==> flow/design.v <==
module TM_ALU (
    input  wire        clk,
    input  wire        reset,
    input  wire [7:0]  AvgTxLen,
    input  wire [7:0]  InstExed,
    input  wire [7:0]  CurTxLen,
    output wire [7:0]  AvgTxLen_new,
    output wire [7:0]  InstExed_new
);
    reg [15:0] mac_result;  
    reg [7:0]  inc_result;
    reg [15:0] mac_reg;     
    reg [7:0]  inc_reg;      
    reg [7:0]  AvgTxLen_reg;  
    always @(posedge clk) begin
        if (reset) begin
            mac_reg      <= 0;
            inc_reg      <= 0;
            AvgTxLen_reg <= 0;
        end else begin
            mac_result     <= AvgTxLen * InstExed;
            mac_reg      <= mac_result + CurTxLen;
            inc_result     <= InstExed + 1;
            inc_reg      <= inc_result;
            AvgTxLen_reg <= AvgTxLen;  
        end
    end
    reg [7:0] AvgTxLen_new_reg;
    always @(posedge clk) begin
        if (reset) begin
            AvgTxLen_new_reg <= 0;
        end else begin
            if (inc_reg == 0) begin  
                AvgTxLen_new_reg <= 0;
            end else begin
                AvgTxLen_new_reg <= mac_reg / inc_reg;
            end
        end
    end
    assign AvgTxLen_new  = AvgTxLen_new_reg;
    assign InstExed_new = (reset) ? 8'b0 : AvgTxLen_reg;  
endmodule
From RTL to reports: TM_ALU:

Module TM_ALU before and after one edit of its RTL, step after step.
Lines under "original" count in the file above, lines under "edited" in the edited file.
"difference" is "edited" less "original", of the values as shown.
Operators: Yosys type, input widths -> output width; for muxes data width and select width s.
Cell names lack the library's common part.
Not given: -

* top module: TM_ALU
* clock input: clk
* library: sky130hd
* library corner: tt_025C_1v80

The edit:

Unified diff, file above to edited file.
The edit is scripted: it alters the design's behaviour and was not made to optimise anything.

```diff
@@ -16,5 +16,4 @@
         if (reset) begin
             mac_reg      <= 0;
-            inc_reg      <= 0;
             AvgTxLen_reg <= 0;
         end else begin
@@ -22,8 +21,8 @@
             mac_reg      <= mac_result + CurTxLen;
             inc_result     <= InstExed + 1;
-            inc_reg      <= inc_result;
             AvgTxLen_reg <= AvgTxLen;  
         end
     end
+    always @(*) inc_reg = inc_result;
     reg [7:0] AvgTxLen_new_reg;
     always @(posedge clk) begin
```

After elaboration:

Yosys after proc, flatten, opt, wreduce and memory -nomap, before mapping. Enables and synchronous resets that opt folds into registers are not counted as muxes. Memory bits, and registers merged into a memory's read port (data or address), are not among the register bits. Print and check cells are not counted. Equal cells are merged and count once.

Bit counts
* bits in registers: original 64, edited 56, difference -8
* latch bits: original 0, edited 0, difference 0
* memory bits (writable): original 0, edited 0, difference 0
* ROM bits: original 0, edited 0, difference 0
* clocked read ports x word width: original 0, edited 0, difference 0
* memory cells: original 0, edited 0, difference 0
* input port bits: original 26, edited 26, difference 0
* elaborated cells: original 13, edited 12, difference -1

Cells by class
* add/sub/neg operators: original 2, edited 2, difference 0
* multiply operators: original 1, edited 1, difference 0
* div/mod/pow operators: original 1, edited 1, difference 0
* $lt $le $gt $ge: original 0, edited 0, difference 0
* equal/unequal tests: original 0, edited 0, difference 0
* shifts and indexed selects: original 0, edited 0, difference 0
* multiplexer cells: original 1, edited 1, difference 0
* bitwise operators: original 0, edited 0, difference 0
* reduce/logical cells: original 2, edited 2, difference 0

Operator kinds equal on both sides are left out: 7.

Logic depth:

Longest topological path by Yosys (ltp), each cell counted once; first at word level (registers and memories cut), then after technology mapping (sequential cells cut; the memories' decode and read muxes count).

Depth
* depth in word-level cells: original 2, edited 2, difference 0
* ABC_AREA: original 0, edited 0
* depth in mapped cells: original 157, edited 159, difference +2
* gate-level depth less buffers: original 148, edited 149, difference +1

Netlist:

The flow's flattened synthesis, as Yosys stat reports it; memories are mapped. The netlist is that of the ABC_AREA named above (0 if unset); the other value can give another one.

Cell types
* o21ai_0: original 49, edited 35, difference -14
* o21a_1: original 52, edited 40, difference -12
* dfxtp_1: original 40, edited 32, difference -8
* and2_1: original 37, edited 43, difference +6
* xnor2_1: original 33, edited 39, difference +6
* mux2i_1: original 16, edited 10, difference -6
* inv_1: original 94, edited 99, difference +5
* nand2_1: original 91, edited 86, difference -5
* nor2b_1: original 38, edited 33, difference -5
* xor2_1: original 29, edited 25, difference -4
* nand3_1: original 19, edited 23, difference +4
* a31o_2: original 4, edited 0, difference -4
* clkbuf_1: original 34, edited 31, difference -3
* a21o_1: original 23, edited 26, difference +3
* mux2_2: original 16, edited 19, difference +3
* o31ai_1: original 15, edited 18, difference +3
* o21ai_1: original 3, edited 6, difference +3
* buf_2: original 1, edited 4, difference +3

Cell types equal on both sides are left out: 20.
The list need not be complete.

Synthesis totals
* mapped cells: original 1161, edited 1152, difference -9
* cell area after synthesis (µm²): original 9683.0, edited 9610.5, difference -72.5
* flip-flop cells: original 64, edited 56, difference -8
* buffers: original 38, edited 37, difference -1

Worst setup path after synthesis:

Path of least setup slack by OpenSTA after synthesis, without wires, with an ideal clock, recovery checks aside; 20% of the period is set as input and as output delay. Where synthesis merged equal registers, the netlist keeps one of their names.

Timing after synthesis
* kind: original register to register, edited register to register
* start point: original register inc_reg[7], edited register inc_result[0]
* end point: original register AvgTxLen_new_reg[0], edited register AvgTxLen_new_reg[0]
* clock period (ns): original 30.0, edited 30.0, difference 0.0
* setup time (ns): original 0.165, edited 0.131, difference -0.034
* launch time at the first pin (ns): original 0.000, edited 0.000, difference 0.000
* arrival (ns): original 29.817, edited 29.719, difference -0.098
* data required time (ns): original 29.835, edited 29.869, difference +0.034
* slack (ns): original 0.018, edited 0.150, difference +0.132
* delay of the path (ns): original 29.982, edited 29.850, difference -0.132
* stages: original 147, edited 148, difference +1
* buffers on the path: original 10, edited 10, difference 0
* synthesis period reached (ns): original 29.982, edited 29.85, difference -0.132

"delay of the path" is the arrival time less input delay plus setup time.
"stages": output pins that drive a net of the path, with the launching flip-flop's if there is one; two outputs of one cell count as two.
"synthesis period reached" is the clock period less the worst setup slack; recovery checks do not enter. This is arithmetic on one report: input and output delays are still those of the set period (20% each).
A register here has more assigning lines than the two given.

On the way, after synthesis, original:
* cells stage by stage: dfxtp_1 > buf_6 > nor4_4 > nand3_2 > nor2_1 > a21oi_1 > a21oi_1 > ha_1 > or3_1 > and3_1 > a211o_1 > and2_1 > ha_1 > a21oi_1 > a2111o_1 > o221a_2 > or2_2 > ha_1 > [... 111 more ...] > a21o_1 > nor2b_1 > nand3_1 > or4_1 > buf_6 > mux2_4 > ha_1 > nor2b_1 > o21ai_0 > nand2b_1 > a21oi_1 > nor2b_1 > o21ai_0 > nand2b_1 > a21oi_1 > nand2_1 > a2111oi_0 > a41oi_1
* elaborated cells on any way between the ends: 3
* those cells by class: div (1); reduce/logical (2)

RTL lines, path after synthesis, original
* start: declaration: line 13 `reg [7:0]  inc_reg;`
* start: assignment: line 18 `inc_reg      <= 0;`
* start: assignment: line 24 `inc_reg      <= inc_result;`
* end: assignment: line 31 `AvgTxLen_new_reg <= 0;`
* end: assignment: line 36 `AvgTxLen_new_reg <= mac_reg / inc_reg;`
* end: declaration: line 28 `reg [7:0] AvgTxLen_new_reg;`

original: No chain of elaborated cells between the ends is given.

On the way, after synthesis, edited:
* cells stage by stage: edfxtp_1 > inv_1 > ha_1 > a21oi_1 > ha_1 > o21ai_0 > nand2b_1 > a221oi_2 > a41o_1 > ha_1 > a21o_1 > o211a_1 > a41o_1 > o21a_1 > ha_1 > a21oi_1 > o22a_1 > nor2_1 > [... 112 more ...] > inv_1 > a211oi_4 > nand2_2 > nor2_4 > nand2_4 > mux2_4 > ha_1 > nor2b_1 > o21ai_0 > nand2b_1 > a21oi_1 > nor2b_1 > o21ai_0 > nand2b_1 > a221oi_1 > nand4b_1 > a21oi_1 > a31oi_1
* elaborated cells on any way between the ends: 3
* those cells by class: div (1); reduce/logical (2)

RTL lines, path after synthesis, edited
* start: declaration: line 11 `reg [7:0]  inc_result;`
* start: assignment: line 22 `inc_result     <= InstExed + 1;`
* end: assignment: line 30 `AvgTxLen_new_reg <= 0;`
* end: assignment: line 35 `AvgTxLen_new_reg <= mac_reg / inc_reg;`
* end: declaration: line 27 `reg [7:0] AvgTxLen_new_reg;`

edited: No chain of elaborated cells between the ends is given.

Path in the finished layout:

Path of least setup slack in the final report of the runs of pair 1 (OpenROAD, finished layout, wires in). Where an end is a register, its clock arrival counts in the times.

Timing post-layout
* kind: original register to register, edited register to register
* start point: original register inc_reg[6], edited register inc_result[1]
* end point: original register AvgTxLen_new_reg[0], edited register AvgTxLen_new_reg[0]
* clock period (ns): original 30.0, edited 30.0, difference 0.0
* setup time (ns): original 0.13, edited 0.12, difference -0.01
* launch time at the first pin (ns): original 0.34, edited 0.30, difference -0.04
* arrival (ns): original 28.67, edited 28.77, difference +0.10
* data required time (ns): original 30.22, edited 30.17, difference -0.05
* slack (ns): original 1.55, edited 1.40, difference -0.15
* stages: original 145, edited 142, difference -3
* buffers on the path: original 6, edited 3, difference -3

A register here has more assigning lines than the two given.

On the way, post-layout, original:
* cells stage by stage: dfxtp_2 > nor4_4 > nand3_2 > nor2_2 > a21oi_1 > a21oi_1 > ha_1 > or3_1 > and3_1 > a211o_1 > and2_1 > ha_4 > o211ai_1 > a2111o_1 > o221a_2 > or2_2 > ha_4 > o211ai_1 > [... 109 more ...] > a21o_1 > a21o_1 > nor2b_1 > nand3_1 > or4_4 > mux2_4 > ha_1 > nor2b_1 > o21ai_1 > nand2b_1 > a21oi_1 > nor2b_1 > o21ai_0 > nand2b_1 > a21oi_1 > nand2_1 > a2111oi_2 > a41oi_1
* elaborated cells on any way between the ends: 3
* those cells by class: div (1); reduce/logical (2)

RTL lines, path post-layout, original
* start: declaration: line 13 `reg [7:0]  inc_reg;`
* start: assignment: line 18 `inc_reg      <= 0;`
* start: assignment: line 24 `inc_reg      <= inc_result;`
* end: assignment: line 31 `AvgTxLen_new_reg <= 0;`
* end: assignment: line 36 `AvgTxLen_new_reg <= mac_reg / inc_reg;`
* end: declaration: line 28 `reg [7:0] AvgTxLen_new_reg;`

original: No chain of elaborated cells between the ends is given.

On the way, post-layout, edited:
* cells stage by stage: edfxtp_1 > nor4_4 > a31oi_4 > a21oi_2 > ha_4 > or3_1 > a41o_1 > ha_4 > a21o_1 > o211a_4 > a41o_1 > o21a_1 > ha_1 > a21oi_1 > o22a_2 > nor2_4 > mux2_4 > ha_1 > [... 106 more ...] > inv_1 > a211oi_4 > nand2_2 > nor2_4 > nand2_4 > mux2_4 > ha_1 > nor2b_1 > o21ai_0 > nand2b_1 > a21oi_1 > nor2b_1 > o21ai_1 > nand2b_1 > a221oi_2 > nand4b_1 > a21oi_1 > a31oi_1
* elaborated cells on any way between the ends: 3
* those cells by class: div (1); reduce/logical (2)

RTL lines, path post-layout, edited
* start: declaration: line 11 `reg [7:0]  inc_result;`
* start: assignment: line 22 `inc_result     <= InstExed + 1;`
* end: assignment: line 30 `AvgTxLen_new_reg <= 0;`
* end: assignment: line 35 `AvgTxLen_new_reg <= mac_reg / inc_reg;`
* end: declaration: line 27 `reg [7:0] AvgTxLen_new_reg;`

edited: No chain of elaborated cells between the ends is given.

Layout results:

Runs of the flow (Yosys, OpenROAD) on both versions; the two runs of a pair have the same settings. The constraints put input and output delay at 20% of the set period each and load the outputs with 0.01 pF.

Settings, pair 1:
* CORE_UTILIZATION: 40
* period_ns: 30.0
* CAP_MARGIN: 20
* CORE_MARGIN: 2
* SLEW_MARGIN: 20

Final reports, pair 1
* chip area in the Yosys report (µm²): original 9683.0, edited 9610.5, difference -72.5
* area inside the die boundary (µm²): original 25467.4, edited 25282.6, difference -184.8
* standard-cell area after routing (µm²): original 11516.0, edited 11390.9, difference -125.1
* worst slack on setup checks (ns): original 1.546, edited 1.400, difference -0.146
* post-route setup TNS (ns): original 0.000, edited 0.000, difference 0.000
* final worst hold slack (ns): original 0.446, edited 0.528, difference +0.082

Settings, pair 2:
* CELL_PAD_IN_SITES_DETAIL_PLACEMENT: 0
* CELL_PAD_IN_SITES_GLOBAL_PLACEMENT: 1
* CORE_UTILIZATION: 16
* CTS_CLUSTER_SIZE: 67
* GPL_ROUTABILITY_DRIVEN: 0
* PLACE_DENSITY_LB_ADDON: 0.1
* period_ns: 47.9
* CAP_MARGIN: 20
* CORE_MARGIN: 2
* SLEW_MARGIN: 20

Final reports, pair 2
* chip area in the Yosys report (µm²): original 9683.0, edited 9610.5, difference -72.5
* area inside the die boundary (µm²): original 62502.5, edited 62040.8, difference -461.7
* standard-cell area after routing (µm²): original 11325.9, edited 11046.8, difference -279.1
* worst slack on setup checks (ns): original 13.920, edited 13.401, difference -0.519
* post-route setup TNS (ns): original 0.000, edited 0.000, difference 0.000
* final worst hold slack (ns): original 0.456, edited 0.556, difference +0.100
